==> flow/design.v <==
module MN_Serials (
    input wire [2:0] mp0, mp1, mp2, mp3, mp4, mp5, mp6, mp7,
    output wire [2:0]  mn0, mn1, mn2, mn3, mn4, mn5, mn6, mn7
);
    wire [2:0] mp [0:7];
    reg [2:0] mn [0:7];
    assign mp[0] = mp0;
    assign mp[1] = mp1;
    assign mp[2] = mp2;
    assign mp[3] = mp3;
    assign mp[4] = mp4;
    assign mp[5] = mp5;
    assign mp[6] = mp6;
    assign mp[7] = mp7;
    assign mn0 = mn[0];
    assign mn1 = mn[1];
    assign mn2 = mn[2];
    assign mn3 = mn[3];
    assign mn4 = mn[4];
    assign mn5 = mn[5];
    assign mn6 = mn[6];
    assign mn7 = mn[7];
    integer i;
    always @(*) begin
        for (i=0; i<8; i=i+1) begin
            mn[i] = 3'd0;
        end
        for (i=0; i<8; i=i+1) begin
            mn[mp[i]] = i;
        end
    end
endmodule
module NB_Series (
    input wire [2:0] mp0, mp1, mp2, mp3, mp4, mp5, mp6, mp7,mn0, mn1, mn2, mn3, mn4, mn5, mn6, mn7,
    output wire [2:0]  nb0, nb1, nb2, nb3, nb4, nb5, nb6, nb7
);
    wire [2:0] mp [0:7];
    reg [2:0] nb [0:7];
    wire [2:0] mt [0:7];
    wire [2:0] mn [0:7];
    assign mp[0] = mp0;
    assign mp[1] = mp1;
    assign mp[2] = mp2;
    assign mp[3] = mp3;
    assign mp[4] = mp4;
    assign mp[5] = mp5;
    assign mp[6] = mp6;
    assign mp[7] = mp7;
    assign mn[0] = mn0;
    assign mn[1] = mn1;
    assign mn[2] = mn2;
    assign mn[3] = mn3;
    assign mn[4] = mn4;
    assign mn[5] = mn5;
    assign mn[6] = mn6;
    assign mn[7] = mn7;
    assign nb0 = nb[0];
    assign nb1 = nb[1];
    assign nb2 = nb[2];
    assign nb3 = nb[3];
    assign nb4 = nb[4];
    assign nb5 = nb[5];
    assign nb6 = nb[6];
    assign nb7 = nb[7];
    assign mt[0] = 3'd1;
    assign mt[1] = 3'd0;
    assign mt[2] = 3'd3;
    assign mt[3] = 3'd2;
    assign mt[4] = 3'd5;
    assign mt[5] = 3'd4;
    assign mt[6] = 3'd7;
    assign mt[7] = 3'd6;
    integer i;
    always @(*) begin
        for (i=0; i<8; i=i+1) begin
            nb[i] = mn[mt[mp[i]]];
        end
    end
endmodule
`timescale 1ns / 1ps
module Priority_4_Encoder(input wire [3:0] in1, output wire [1:0] value);
    wire [1:0] data_2;
    assign value[1] = &(in1[1:0]);
    assign value[0] = data_2[0];
    assign data_2 = value[1] ? in1[3:2] : in1[1:0];
endmodule
module decoder2to4 (
    input [1:0] in,      
    output reg [3:0] out  
);
always @(*) begin
    out = 4'b0000;  
    case (in)
        2'b00: out[0] = 1;
        2'b01: out[1] = 1;
        2'b10: out[2] = 1;
        2'b11: out[3] = 1;
        default: out = 4'b0000;  
    endcase
end
endmodule
module benes_4(
    input [1:0] in0,
    input [1:0] in1,
    input [1:0] in2,
    input [1:0] in3,
    output reg state_0_0,
    output reg state_0_1,
    output reg state_0_2,
    output reg state_1_0,
    output reg state_1_1,
    output reg state_1_2
);
always @(*) begin
    case({in0, in1, in2, in3})
        {2'd0, 2'd1, 2'd2, 2'd3}: begin
            state_0_0 = 1'b1;
            state_0_1 = 1'b1;
            state_0_2 = 1'b1;
            state_1_0 = 1'b1;
            state_1_1 = 1'b1;
            state_1_2 = 1'b1;
        end
        {2'd0, 2'd1, 2'd3, 2'd2}: begin
            state_0_0 = 1'b1;
            state_0_1 = 1'b1;
            state_0_2 = 1'b1;
            state_1_0 = 1'b1;
            state_1_1 = 1'b1;
            state_1_2 = 1'b0;
        end
        {2'd0, 2'd2, 2'd1, 2'd3}: begin
            state_0_0 = 1'b1;
            state_0_1 = 1'b1;
            state_0_2 = 1'b1;
            state_1_0 = 1'b0;
            state_1_1 = 1'b0;
            state_1_2 = 1'b0;
        end
        {2'd0, 2'd2, 2'd3, 2'd1}: begin
            state_0_0 = 1'b1;
            state_0_1 = 1'b1;
            state_0_2 = 1'b1;
            state_1_0 = 1'b1;
            state_1_1 = 1'b0;
            state_1_2 = 1'b0;
        end
        {2'd0, 2'd3, 2'd1, 2'd2}: begin
            state_0_0 = 1'b1;
            state_0_1 = 1'b1;
            state_0_2 = 1'b1;
            state_1_0 = 1'b0;
            state_1_1 = 1'b0;
            state_1_2 = 1'b1;
        end
        {2'd0, 2'd3, 2'd2, 2'd1}: begin
            state_0_0 = 1'b1;
            state_0_1 = 1'b1;
            state_0_2 = 1'b1;
            state_1_0 = 1'b1;
            state_1_1 = 1'b0;
            state_1_2 = 1'b1;
        end
        {2'd1, 2'd0, 2'd2, 2'd3}: begin
            state_0_0 = 1'b1;
            state_0_1 = 1'b1;
            state_0_2 = 1'b0;
            state_1_0 = 1'b1;
            state_1_1 = 1'b1;
            state_1_2 = 1'b1;
        end
        {2'd1, 2'd0, 2'd3, 2'd2}: begin
            state_0_0 = 1'b1;
            state_0_1 = 1'b1;
            state_0_2 = 1'b0;
            state_1_0 = 1'b1;
            state_1_1 = 1'b1;
            state_1_2 = 1'b0;
        end
        {2'd1, 2'd2, 2'd0, 2'd3}: begin
            state_0_0 = 1'b1;
            state_0_1 = 1'b1;
            state_0_2 = 1'b0;
            state_1_0 = 1'b0;
            state_1_1 = 1'b0;
            state_1_2 = 1'b0;
        end
        {2'd1, 2'd2, 2'd3, 2'd0}: begin
            state_0_0 = 1'b1;
            state_0_1 = 1'b1;
            state_0_2 = 1'b0;
            state_1_0 = 1'b1;
            state_1_1 = 1'b0;
            state_1_2 = 1'b0;
        end
        {2'd1, 2'd3, 2'd0, 2'd2}: begin
            state_0_0 = 1'b1;
            state_0_1 = 1'b1;
            state_0_2 = 1'b0;
            state_1_0 = 1'b0;
            state_1_1 = 1'b0;
            state_1_2 = 1'b1;
        end
        {2'd1, 2'd3, 2'd2, 2'd0}: begin
            state_0_0 = 1'b1;
            state_0_1 = 1'b1;
            state_0_2 = 1'b0;
            state_1_0 = 1'b1;
            state_1_1 = 1'b0;
            state_1_2 = 1'b1;
        end
        {2'd2, 2'd0, 2'd1, 2'd3}: begin
            state_0_0 = 1'b1;
            state_0_1 = 1'b0;
            state_0_2 = 1'b0;
            state_1_0 = 1'b1;
            state_1_1 = 1'b1;
            state_1_2 = 1'b1;
        end
        {2'd2, 2'd0, 2'd3, 2'd1}: begin
            state_0_0 = 1'b1;
            state_0_1 = 1'b0;
            state_0_2 = 1'b0;
            state_1_0 = 1'b0;
            state_1_1 = 1'b1;
            state_1_2 = 1'b1;
        end
        {2'd2, 2'd1, 2'd0, 2'd3}: begin
            state_0_0 = 1'b1;
            state_0_1 = 1'b0;
            state_0_2 = 1'b1;
            state_1_0 = 1'b1;
            state_1_1 = 1'b1;
            state_1_2 = 1'b1;
        end
        {2'd2, 2'd1, 2'd3, 2'd0}: begin
            state_0_0 = 1'b1;
            state_0_1 = 1'b0;
            state_0_2 = 1'b1;
            state_1_0 = 1'b0;
            state_1_1 = 1'b1;
            state_1_2 = 1'b1;
        end
        {2'd2, 2'd3, 2'd0, 2'd1}: begin
            state_0_0 = 1'b1;
            state_0_1 = 1'b0;
            state_0_2 = 1'b1;
            state_1_0 = 1'b1;
            state_1_1 = 1'b0;
            state_1_2 = 1'b1;
        end
        {2'd2, 2'd3, 2'd1, 2'd0}: begin
            state_0_0 = 1'b1;
            state_0_1 = 1'b0;
            state_0_2 = 1'b0;
            state_1_0 = 1'b1;
            state_1_1 = 1'b0;
            state_1_2 = 1'b1;
        end
        {2'd3, 2'd0, 2'd1, 2'd2}: begin
            state_0_0 = 1'b1;
            state_0_1 = 1'b0;
            state_0_2 = 1'b0;
            state_1_0 = 1'b1;
            state_1_1 = 1'b1;
            state_1_2 = 1'b0;
        end
        {2'd3, 2'd0, 2'd2, 2'd1}: begin
            state_0_0 = 1'b1;
            state_0_1 = 1'b0;
            state_0_2 = 1'b0;
            state_1_0 = 1'b0;
            state_1_1 = 1'b1;
            state_1_2 = 1'b0;
        end
        {2'd3, 2'd1, 2'd0, 2'd2}: begin
            state_0_0 = 1'b1;
            state_0_1 = 1'b0;
            state_0_2 = 1'b1;
            state_1_0 = 1'b1;
            state_1_1 = 1'b1;
            state_1_2 = 1'b0;
        end
        {2'd3, 2'd1, 2'd2, 2'd0}: begin
            state_0_0 = 1'b1;
            state_0_1 = 1'b0;
            state_0_2 = 1'b1;
            state_1_0 = 1'b0;
            state_1_1 = 1'b1;
            state_1_2 = 1'b0;
        end
        {2'd3, 2'd2, 2'd0, 2'd1}: begin
            state_0_0 = 1'b1;
            state_0_1 = 1'b0;
            state_0_2 = 1'b1;
            state_1_0 = 1'b1;
            state_1_1 = 1'b0;
            state_1_2 = 1'b0;
        end
        {2'd3, 2'd2, 2'd1, 2'd0}: begin
            state_0_0 = 1'b1;
            state_0_1 = 1'b0;
            state_0_2 = 1'b0;
            state_1_0 = 1'b1;
            state_1_1 = 1'b0;
            state_1_2 = 1'b0;
        end
        default: begin
            state_0_0 = 1'b0;
            state_0_1 = 1'b0;
            state_0_2 = 1'b0;
            state_1_0 = 1'b0;
            state_1_1 = 1'b0;
            state_1_2 = 1'b0;
        end
    endcase
end
endmodule
module Benes_8p (input wire [2:0] mp0, mp1, mp2, mp3, mp4, mp5, mp6, mp7,
    input clk,
    output reg [19:0] state
);
    wire [2:0] nb0, nb1, nb2, nb3, nb4, nb5, nb6, nb7;
    wire [2:0]  mn0, mn1, mn2, mn3, mn4, mn5, mn6, mn7;
    MN_Serials m1(.mp0(mp0),
    .mp1(mp1),
    .mp2(mp2),
    .mp3(mp3),
    .mp4(mp4),
    .mp5(mp5),
    .mp6(mp6),
    .mp7(mp7),
    .mn0(mn0),
    .mn1(mn1),
    .mn2(mn2),
    .mn3(mn3),
    .mn4(mn4),
    .mn5(mn5),
    .mn6(mn6),
    .mn7(mn7)
    );
    NB_Series m2(.mp0(MP_1[0]),
    .mp1(MP_1[1]),
    .mp2(MP_1[2]),
    .mp3(MP_1[3]),
    .mp4(MP_1[4]),
    .mp5(MP_1[5]),
    .mp6(MP_1[6]),
    .mp7(MP_1[7]),
    .mn0(MN_1[0]),
    .mn1(MN_1[1]),
    .mn2(MN_1[2]),
    .mn3(MN_1[3]),
    .mn4(MN_1[4]),
    .mn5(MN_1[5]),
    .mn6(MN_1[6]),
    .mn7(MN_1[7]),
    .nb0(nb0),
    .nb1(nb1),
    .nb2(nb2),
    .nb3(nb3),
    .nb4(nb4),
    .nb5(nb5),
    .nb6(nb6),
    .nb7(nb7)
    );
    wire [2:0] mp [0:7];
    integer i, j, m;
    reg [2:0] MP_1 [0:7];
    reg [2:0] MN_1 [0:7];
    reg [2:0] MP_2 [0:7];
    reg [2:0] NB_2 [0:7];
    reg [3:0] CI_2;
    reg [2:0] MP_3 [0:7];
    reg [2:0] NB_3 [0:7];
    reg [3:0] CI_3;
    wire [2:0] P_NEXT_3_W;
    reg [2:0] P_NEXT_3;
    reg [3:0] COVER_TBL_3;
    assign P_NEXT_3_W = (NB_2[1] == 3'b000) ? 3'b010 : NB_2[1];
    wire [3:0] MASK_3_2, MASK_3;
    wire [1:0] MIN_PORT_3_W; 
    assign MASK_3_2 = 4'b0001;
    decoder2to4 d3(.in(P_NEXT_3_W[2:1]),
    .out(MASK_3)
    );
    Priority_4_Encoder p3(.in1(COVER_TBL_3),
    .value(MIN_PORT_3_W)
    );
    reg [2:0] MP_4 [0:7];
    reg [2:0] NB_4 [0:7];
    reg [3:0] CI_4;
    wire [2:0] P_NEXT_4_W, P_NEXT_4_W1;
    reg [2:0] P_NEXT_4;
    reg [3:0] COVER_TBL_4;
    assign P_NEXT_4_W = NB_3[{P_NEXT_3[2:1], ~P_NEXT_3[0]}];
    assign P_NEXT_4_W1 = (COVER_TBL_3[P_NEXT_4_W[2:1]] == 0) ? P_NEXT_4_W: {MIN_PORT_3_W,1'b0} ;
    wire [3:0] MASK_4;
    wire [1:0] MIN_PORT_4_W;
    decoder2to4 d4(.in(P_NEXT_4_W1[2:1]),
    .out(MASK_4)
    );
    Priority_4_Encoder p4(.in1(COVER_TBL_4),
    .value(MIN_PORT_4_W)
    );
    reg [2:0] P_NEXT_5;
    reg [3:0] CI_5;
    reg [2:0] MP_5 [0:7];
    wire [2:0] P_NEXT_5_W, P_NEXT_5_W1;
    assign P_NEXT_5_W = NB_4[{P_NEXT_4[2:1], ~P_NEXT_4[0]}];
    assign P_NEXT_5_W1 = (COVER_TBL_4[P_NEXT_5_W[2:1]] == 0) ? P_NEXT_5_W: {MIN_PORT_4_W,1'b0} ;
    wire [3:0] MASK_5;
    decoder2to4 d5(.in(P_NEXT_5_W1[2:1]),
    .out(MASK_5)
    );
    reg [7:0] CO;
    reg [3:0] CI_6;
    reg [1:0] ump [0:3];
    reg [1:0] dmp [0:3];
    wire state_0_0, state_0_1, state_0_2, state_1_0, state_1_1, state_1_2;
    wire state_0_0d, state_0_1d, state_0_2d, state_1_0d, state_1_1d, state_1_2d;
    benes_4 B6_U(.in0(ump[0]),
        .in1(ump[1]),
        .in2(ump[2]),
        .in3(ump[3]),
        .state_0_0(state_0_0),
        .state_0_1(state_0_1),
        .state_0_2(state_0_2),
        .state_1_0(state_1_0),
        .state_1_1(state_1_1),
        .state_1_2(state_1_2)
    );
    benes_4 B6_D(.in0(dmp[0]),
        .in1(dmp[1]),
        .in2(dmp[2]),
        .in3(dmp[3]),
        .state_0_0(state_0_0d),
        .state_0_1(state_0_1d),
        .state_0_2(state_0_2d),
        .state_1_0(state_1_0d),
        .state_1_1(state_1_1d),
        .state_1_2(state_1_2d)
    );
    always@(posedge clk)begin
        MN_1[0] <= mn0;
        MN_1[1] <= mn1;
        MN_1[2] <= mn2;
        MN_1[3] <= mn3;
        MN_1[4] <= mn4;
        MN_1[5] <= mn5;
        MN_1[6] <= mn6;
        MN_1[7] <= mn7;
        MP_1[0] <= mp0;
        MP_1[1] <= mp1;
        MP_1[2] <= mp2;
        MP_1[3] <= mp3;
        MP_1[4] <= mp4;
        MP_1[5] <= mp5;
        MP_1[6] <= mp6;
        MP_1[7] <= mp7;
        NB_2[0] <= nb0;
        NB_2[1] <= nb1;
        NB_2[2] <= nb2;
        NB_2[3] <= nb3;
        NB_2[4] <= nb4;
        NB_2[5] <= nb5;
        NB_2[6] <= nb6;
        NB_2[7] <= nb7;
        MP_2[0] <= MP_1[0];
        MP_2[1] <= MP_1[1];
        MP_2[2] <= MP_1[2];
        MP_2[3] <= MP_1[3];
        MP_2[4] <= MP_1[4];
        MP_2[5] <= MP_1[5];
        MP_2[6] <= MP_1[6];
        MP_2[7] <= MP_1[7];
        CI_2[0] <= 1'b1;
        CI_2[1] <= 1'b0;
        CI_2[2] <= 1'b0;
        CI_2[3] <= 1'b0;
        P_NEXT_3 <= P_NEXT_3_W; 
        CI_3 <= CI_2 | (MASK_3 & {4{~P_NEXT_3_W[0]}});
        MP_3[0] <= MP_2[0];
        MP_3[1] <= MP_2[1];
        MP_3[2] <= MP_2[2];
        MP_3[3] <= MP_2[3];
        MP_3[4] <= MP_2[4];
        MP_3[5] <= MP_2[5];
        MP_3[6] <= MP_2[6];
        MP_3[7] <= MP_2[7];
        NB_3[0] <= NB_2[0];
        NB_3[1] <= NB_2[1];
        NB_3[2] <= NB_2[2];
        NB_3[3] <= NB_2[3];
        NB_3[4] <= NB_2[4];
        NB_3[5] <= NB_2[5];
        NB_3[6] <= NB_2[6];
        NB_3[7] <= NB_2[7];
        COVER_TBL_3 <= MASK_3 | MASK_3_2;
        P_NEXT_4 <= P_NEXT_4_W1; 
        CI_4 <= CI_3 | (MASK_4 & {4{~P_NEXT_4_W1[0]}});
        MP_4[0] <= MP_3[0];
        MP_4[1] <= MP_3[1];
        MP_4[2] <= MP_3[2];
        MP_4[3] <= MP_3[3];
        MP_4[4] <= MP_3[4];
        MP_4[5] <= MP_3[5];
        MP_4[6] <= MP_3[6];
        MP_4[7] <= MP_3[7];
        NB_4[0] <= NB_3[0];
        NB_4[1] <= NB_3[1];
        NB_4[2] <= NB_3[2];
        NB_4[3] <= NB_3[3];
        NB_4[4] <= NB_3[4];
        NB_4[5] <= NB_3[5];
        NB_4[6] <= NB_3[6];
        NB_4[7] <= NB_3[7];
        COVER_TBL_4 <= MASK_4 | COVER_TBL_3;
        MP_5[0] <= MP_4[0];
        MP_5[1] <= MP_4[1];
        MP_5[2] <= MP_4[2];
        MP_5[3] <= MP_4[3];
        MP_5[4] <= MP_4[4];
        MP_5[5] <= MP_4[5];
        MP_5[6] <= MP_4[6];
        MP_5[7] <= MP_4[7];
        P_NEXT_5 <= P_NEXT_5_W1; 
        CI_5 <= CI_4 | (MASK_5 & {4{~P_NEXT_5_W1[0]}});
        for (i=0; i<8; i=i+1) begin
            CO[MP_5[i]] <= CI_5[i[2:1]] ^ i[0] ;
        end
        for (j=0; j<4; j=j+1) begin
            ump[j] <= (CI_5[j]== 1'b1) ? MP_5[2*j][2:1] : MP_5[2*j+1][2:1];
            dmp[j] <= (CI_5[j]== 1'b1) ? MP_5[2*j+1][2:1] : MP_5[2*j][2:1];
        end
        CI_6 <= CI_5;
        for (m=0; m<4; m=m+1) begin
            state[5*m] <= CI_6[m];
            state[5*m+4] <= CO[2*m];
        end
        state[1] <= state_0_0;
        state[2] <= state_0_1;
        state[3] <= state_0_2;
        state[6] <= state_1_0;
        state[7] <= state_1_1;
        state[8] <= state_1_2;
        state[11] <= state_0_0d;
        state[12] <= state_0_1d;
        state[13] <= state_0_2d;
        state[16] <= state_1_0d;
        state[17] <= state_1_1d;
        state[18] <= state_1_2d;
    end
endmodule
======== Tool chain data of Benes_8p ========
The steps from the RTL of Benes_8p to its reports follow in flow order.
Lines are those of the file above, counted from 1.
Cell names lack the library's common part.
Not given: n/a
inputs
  design top .............................. Benes_8p
  clock port .............................. clk
  library ................................. sky130hd
  timing corner ........................... tt_025C_1v80

======== Word level ========
Yosys after proc, flatten, opt, wreduce and memory -nomap, before mapping. Enables and synchronous resets that opt folds into registers are not counted as muxes. Print and check cells are not counted. Equal cells are merged and count once.
cells by class
  reduce/logical cells .................... 110
  multiplexer cells ....................... 111
  bitwise operators ....................... 39
  multiply operators ...................... 0
  div/mod/pow operators ................... 0
  add/sub/neg operators ................... 8
  shifts and indexed selects .............. 18
  $lt $le $gt $ge ......................... 0
  eq/ne operators ......................... 232
operators by type and width
  operator                                                         number
  3-bit case mux with 8-bit select                                 18
  7-bit OR reduction                                               56
  3-bit case mux with 2-bit select                                 56
  3-bit == test with constant B                                    100
  8-bit == test with constant B                                    24
  3-bit by 2-bit == test with 1-bit output with constant B         50
  12-bit OR reduction                                              8
  8-bit by 7-bit == test with 1-bit output with constant B         12
  3-bit zero test                                                  26
  3-bit by 1-bit == test with 1-bit output with constant B         25
  1-bit by 4-bit variable shift with 8-bit output                  8
  1-bit by 4-bit variable shift with 8-bit output with constant A  8
  8-bit by 6-bit == test with 1-bit output with constant B         8
  8-bit AND                                                        8
  8-bit bitwise OR                                                 8
  8-bit inverter                                                   8
  24-bit OR reduction                                              2
  3-bit OR reduction                                               12
  16-bit OR reduction                                              2
  3-bit negation with 4-bit output                                 8
  8-bit by 5-bit == test with 1-bit output with constant B         4
  1-bit case mux with 2-bit select                                 12
  2-bit two-way mux                                                8
  1-bit two-way mux                                                14
  2-bit == test with constant B                                    6
  4-bit AND                                                        3
  4-bit bitwise OR                                                 3
  1-bit inverter                                                   9
Not listed: further kinds 5, cells in them 12.
word-level totals
  memory bits (read-only) ................. 0
  register bits after elaboration ......... 288
  bits in latches ......................... 0
  clocked read ports x word width ......... 0
  output and inout bits ................... 20
  memories kept ........................... 0
  bits in writable memories ............... 0

======== Longest topological paths ========
Yosys ltp: most cells in a row. Word level: on the elaborated netlist, between registers, memories and ports. Mapped: between sequential cells and ports; inverters and the memories' decode and read muxes count.
logic depth
  word-level depth ........................ 19
  ABC_AREA ................................ 0
  gate-level depth with buffers ........... 8
  depth with buffers taken out ............ 8

======== Synthesis result ========
Yosys stat after the flow's synthesis: flattened, memories mapped to cells. It holds for the ABC_AREA given above (unset counts as 0); a run with the other value may have another netlist.
cells by type
  type      number  area in all (um^2)
  dfxtp_1   279     5.59E+03
  mux4_2    23      517.997
  a21oi_1   61      305.293
  o21ai_0   61      305.293
  nand2_1   80      300.288
  nor2_1    63      236.477
  mux2_2    20      225.216
  nand2b_1  36      225.216
  clkbuf_1  58      217.709
  mux2i_1   21      210.202
  inv_1     50      187.68
  nand3_1   36      180.173
  nor2b_1   28      175.168
  nor3b_1   23      172.666
  nor3_1    29      145.139
  ha_1      11      137.632
  nand3b_1  17      127.622
  a31oi_1   17      106.352
Other cell types: 55; their cells: 214.
synthesis totals
  buffer cells ............................ 64
  cell count .............................. 1127
  chip area (Yosys) ....................... 0.0110281 mm^2
  area of sequential cells ................ 0.0055854 mm^2
  flip-flops .............................. 279
By module: a second synthesis without flattening, with its own total; a netlist apart from the flattened one above.
unflattened totals
  cell total of the unflattened synthesis .. 1023
  area (unflattened synthesis) ............ 0.0114147 mm^2
Each row is one instance without its submodules.
by module
  module              cells  times used  area (mm^2)  seq. area (mm^2)
  Benes_8p            571    1           0.0075097    0.0055854
  NB_Series           107    1           0.0014764    0
  benes_4             92     2           0.0006756    0
  MN_Serials          141    1           0.0009484    0
  decoder2to4         4      3           0.0000263    0
  Priority_4_Encoder  4      2           0.000025     0

======== Timing after synthesis ========
OpenSTA on the mapped netlist: ideal clock, no wires. The path of least setup slack (recovery checks aside). Input and output delay are each 20% of the period. Register names are those of the netlist, which keeps one name where synthesis merged equal registers.
timing path after synthesis
  path kind ............................... flip-flop to flip-flop
  start point ............................. register MP_5[3][1]
  end point ............................... register CO[0]
  required time ........................... 2363 ps
  path slack .............................. 511 ps
  period .................................. 2500 ps
  delay of the path ....................... 1989 ps
  data arrival time ....................... 1852 ps
  path buffers ............................ 0
  stages on the path ...................... 9
  setup time .............................. 137 ps
  synthesis period reached ................ 1989 ps
"delay of the path" is the arrival time less input delay plus setup time.
"stages on the path": output pins that drive a net of the path, with the launching flip-flop's if there is one; two outputs of one cell count as two.
"synthesis period reached" = period - worst setup slack (recovery checks aside). The figure is calculated, with input and output delays left at 20% of the set period.
Between the ends stands the longest chain of elaborated cells between them, by number of cells; it is not shown to be the way that was timed. Of several equally long chains one is given.
Each line given opens the expression or statement behind the cell; cells for indexed reads and writes are added by Yosys, which also makes memories of some case tables.
Where a signal picks the word or bit written, the line may be left out of the assigning lines.
on the way, after synthesis
  cells stage by stage .................... dfxtp_1 -> inv_1 -> ha_1 -> nor4_1 -> nand2_1 -> and3_1 -> a211o_1 -> a221oi_1 -> o221ai_1
  cells in the longest elaborated chain ... 13
  elaborated cells between the ends (all ways) .. 14
  source lines of those cells ............. 1
  those cells by class .................... add/sub (1); shift (2); logic (11)
RTL lines, path after synthesis
  what                                             RTL line  text
  start, declared                                  408       reg [2:0] MP_5 [0:7];
  start, assigned                                  522       MP_5[3] <= MP_4[3];
  3-bit negation with 4-bit output                 530       CO[MP_5[i]] <= CI_5[i[2:1]] ^ i[0] ;
  1-bit by 4-bit variable shift with 8-bit output  530
  8-bit inverter                                   530
  8-bit AND                                        530
  8-bit bitwise OR                                 530
  8-bit AND                                        530
  8-bit bitwise OR                                 530
  8-bit AND                                        530
  8-bit bitwise OR                                 530
  8-bit AND                                        530
  8-bit bitwise OR                                 530
  8-bit AND                                        530
  8-bit bitwise OR                                 530
  end, declared                                    416       reg [7:0] CO;

======== Worst path after layout ========
From the final timing report of run A: the path of least setup slack in the routed layout; clock arrival at registers is part of the times.
The report prints the path's times to 10 ps; the period is as set.
timing path post-layout
  path kind ............................... flip-flop to flip-flop
  start point ............................. register P_NEXT_3[0]
  end point ............................... register CI_4[1]
  path slack .............................. -450 ps
  stages on the path ...................... 7
  required time ........................... 1900 ps
  period .................................. 1500 ps
  path buffers ............................ 1
  setup time .............................. 90 ps
  data arrival time ....................... 2340 ps
Between the ends stands the longest chain of elaborated cells between them, by number of cells; it is not shown to be the way that was timed. Of several equally long chains one is given.
on the way, post-layout
  cells stage by stage .................... dfxtp_2 -> buf_6 -> nand2b_4 -> mux4_2 -> a21o_4 -> or3_1 -> a31o_1
  cells in the longest elaborated chain ... 10
  elaborated cells between the ends (all ways) .. 21
  source lines of those cells ............. 4
  those cells by class .................... eq/ne (10); shift (1); mux (3); logic (4); reduce/logical (3)
RTL lines, path post-layout
  what                                                   RTL line  text
  start, declared                                        378       reg [2:0] P_NEXT_3;
  start, assigned                                        481       P_NEXT_3 <= P_NEXT_3_W;
  1-bit inverter                                         396       assign P_NEXT_4_W = NB_3[{P_NEXT_3[2:1], ~P_NEXT_3[0]}];
  3-bit == test                                          396
  3-bit case mux with 8-bit select                       396
  4-bit by 2-bit variable part select with 1-bit output  397       assign P_NEXT_4_W1 = (COVER_TBL_3[P_NEXT_4_W[2:1]] == 0) ? P_NEXT_4_W: {MIN_PORT_3_W,1'b0} ;
  3-bit two-way mux                                      397
  2-bit zero test                                        93        case (in)
  3-bit OR reduction                                     n/a
  1-bit case mux with 2-bit select                       93
  4-bit AND                                              501       CI_4 <= CI_3 | (MASK_4 & {4{~P_NEXT_4_W1[0]}});
  4-bit bitwise OR                                       501
  end, assigned                                          501
  end, declared                                          392       reg [3:0] CI_4;

Memo
Re: implementation data of Benes_8p

Measured results for Benes_8p: 6 stored runs of the Yosys and OpenROAD flow on sky130hd. The settings differ; the order carries no meaning. The constraints put input and output delay at 20% of the set period each and load the outputs with 0.01 pF.
By "reached clock period" is meant the clock period of the run minus its worst setup slack. This is arithmetic on one report: input and output delays are still those of the set period (20% each).
By "time on the worst setup path" is meant the share of the clock period that the worst setup path is allowed (20% is reserved at inputs, 20% at outputs), minus its slack. Clock arrival times at its registers enter into it.
By "total power of the final layout" is meant OpenSTA's value without simulated activity: inputs other than the clock are taken to toggle once in ten clock periods, and the tool carries that through the logic.
"time on the worst setup path" is known to 10 ps.

---- run A ----
settings
  ABC_AREA = 0
  CAP_MARGIN = 10
  CORE_MARGIN = 10
  CORE_UTILIZATION = 47
  CTS_CLUSTER_DIAMETER = 378
  CTS_CLUSTER_SIZE = 34
  GPL_TIMING_DRIVEN = 0
  MAX_ROUTING_LAYER = met4
  MIN_ROUTING_LAYER = met2
  PLACE_DENSITY_LB_ADDON = 0.07
  SETUP_SLACK_MARGIN = 0.38
  TNS_END_PERCENT = 85
  period_ns = 1.5
  SLEW_MARGIN = 20
results
  total negative setup slack .............. -5292 ps
  final worst hold slack .................. 13 ps
  setup slack of the critical path ........ -447 ps
  standard-cell area after routing ........ 0.0151958 mm^2
  total power of the final layout ......... 20941 uW
  utilization of the finished layout ...... 0.665
  time on the worst setup path ............ 1950 ps
  critical path type ...................... flip-flop to flip-flop
  overall die area ........................ 0.0299913 mm^2
  cell area after synthesis ............... 0.0110281 mm^2
  reached clock period .................... 1947 ps

---- run B ----
settings
  CELL_PAD_IN_SITES_DETAIL_PLACEMENT = 1
  CORE_ASPECT_RATIO = 0.61
  CORE_MARGIN = 7
  CORE_UTILIZATION = 48
  CTS_CLUSTER_SIZE = 14
  GPL_ROUTABILITY_DRIVEN = 0
  GPL_TIMING_DRIVEN = 1
  PLACE_DENSITY_LB_ADDON = 0.28
  SLEW_MARGIN = 40
  period_ns = 1.4
  CAP_MARGIN = 20
results
  standard-cell area after routing ........ 0.0168449 mm^2
  total negative setup slack .............. -24273 ps
  reached clock period .................... 2421 ps
  total power of the final layout ......... 31038 uW
  final worst hold slack .................. 73 ps
  time on the worst setup path ............ 2420 ps
  critical path type ...................... flip-flop to flip-flop
  overall die area ........................ 0.0275453 mm^2
  setup slack of the critical path ........ -1021 ps
  cell area after synthesis ............... 0.0110281 mm^2
  utilization of the finished layout ...... 0.744

---- run C ----
settings
  CORE_UTILIZATION = 40
  period_ns = 3.82
  CAP_MARGIN = 20
  CORE_MARGIN = 2
  SLEW_MARGIN = 20
results
  total power of the final layout ......... 8306 uW
  standard-cell area after routing ........ 0.0126096 mm^2
  cell area after synthesis ............... 0.0110281 mm^2
  reached clock period .................... 2358 ps
  overall die area ........................ 0.0289136 mm^2
  setup slack of the critical path ........ 1462 ps
  final worst hold slack .................. 320 ps
  total negative setup slack .............. 0 ps
  utilization of the finished layout ...... 0.467
  time on the worst setup path ............ 2360 ps
  critical path type ...................... flip-flop to flip-flop

---- run D ----
settings
  CELL_PAD_IN_SITES_DETAIL_PLACEMENT = 1
  CELL_PAD_IN_SITES_GLOBAL_PLACEMENT = 2
  CORE_UTILIZATION = 46
  CTS_CLUSTER_DIAMETER = 50
  CTS_CLUSTER_SIZE = 15
  GPL_ROUTABILITY_DRIVEN = 1
  GPL_TIMING_DRIVEN = 1
  MAX_ROUTING_LAYER = met4
  PLACE_DENSITY_LB_ADDON = 0.23
  TNS_END_PERCENT = 60
  period_ns = 3.41
  CAP_MARGIN = 20
  CORE_MARGIN = 2
  SLEW_MARGIN = 20
results
  total power of the final layout ......... 9448 uW
  setup slack of the critical path ........ 1049 ps
  total negative setup slack .............. 0 ps
  time on the worst setup path ............ 2360 ps
  critical path type ...................... flip-flop to flip-flop
  cell area after synthesis ............... 0.0110281 mm^2
  final worst hold slack .................. 321 ps
  standard-cell area after routing ........ 0.0126234 mm^2
  overall die area ........................ 0.0252286 mm^2
  reached clock period .................... 2361 ps
  utilization of the finished layout ...... 0.538

---- run E ----
settings
  CAP_MARGIN = 0
  CORE_ASPECT_RATIO = 1.38
  CORE_MARGIN = 3
  CORE_UTILIZATION = 43
  CTS_CLUSTER_DIAMETER = 169
  CTS_CLUSTER_SIZE = 44
  MAX_ROUTING_LAYER = met5
  MIN_ROUTING_LAYER = met2
  PLACE_DENSITY = 0.43
  period_ns = 1.38
  SLEW_MARGIN = 20
results
  standard-cell area after routing ........ 0.0157013 mm^2
  utilization of the finished layout ...... 0.626
  cell area after synthesis ............... 0.0110281 mm^2
  time on the worst setup path ............ 1910 ps
  critical path type ...................... flip-flop to flip-flop
  final worst hold slack .................. 53 ps
  overall die area ........................ 0.0276296 mm^2
  total negative setup slack .............. -8615 ps
  setup slack of the critical path ........ -531 ps
  reached clock period .................... 1911 ps
  total power of the final layout ......... 23552 uW

---- run F ----
settings
  CELL_PAD_IN_SITES_DETAIL_PLACEMENT = 1
  CORE_UTILIZATION = 46
  CTS_CLUSTER_DIAMETER = 50
  CTS_CLUSTER_SIZE = 15
  GPL_ROUTABILITY_DRIVEN = 1
  GPL_TIMING_DRIVEN = 1
  MAX_ROUTING_LAYER = met4
  TNS_END_PERCENT = 60
  period_ns = 1.58
  CAP_MARGIN = 20
  CORE_MARGIN = 2
  SLEW_MARGIN = 20
results
  standard-cell area after routing ........ 0.0152321 mm^2
  final worst hold slack .................. 213 ps
  utilization of the finished layout ...... 0.649
  time on the worst setup path ............ 2220 ps
  critical path type ...................... flip-flop to flip-flop
  total power of the final layout ......... 23773 uW
  overall die area ........................ 0.0252286 mm^2
  cell area after synthesis ............... 0.0110281 mm^2
  reached clock period .................... 2224 ps
  total negative setup slack .............. -5330 ps
  setup slack of the critical path ........ -644 ps
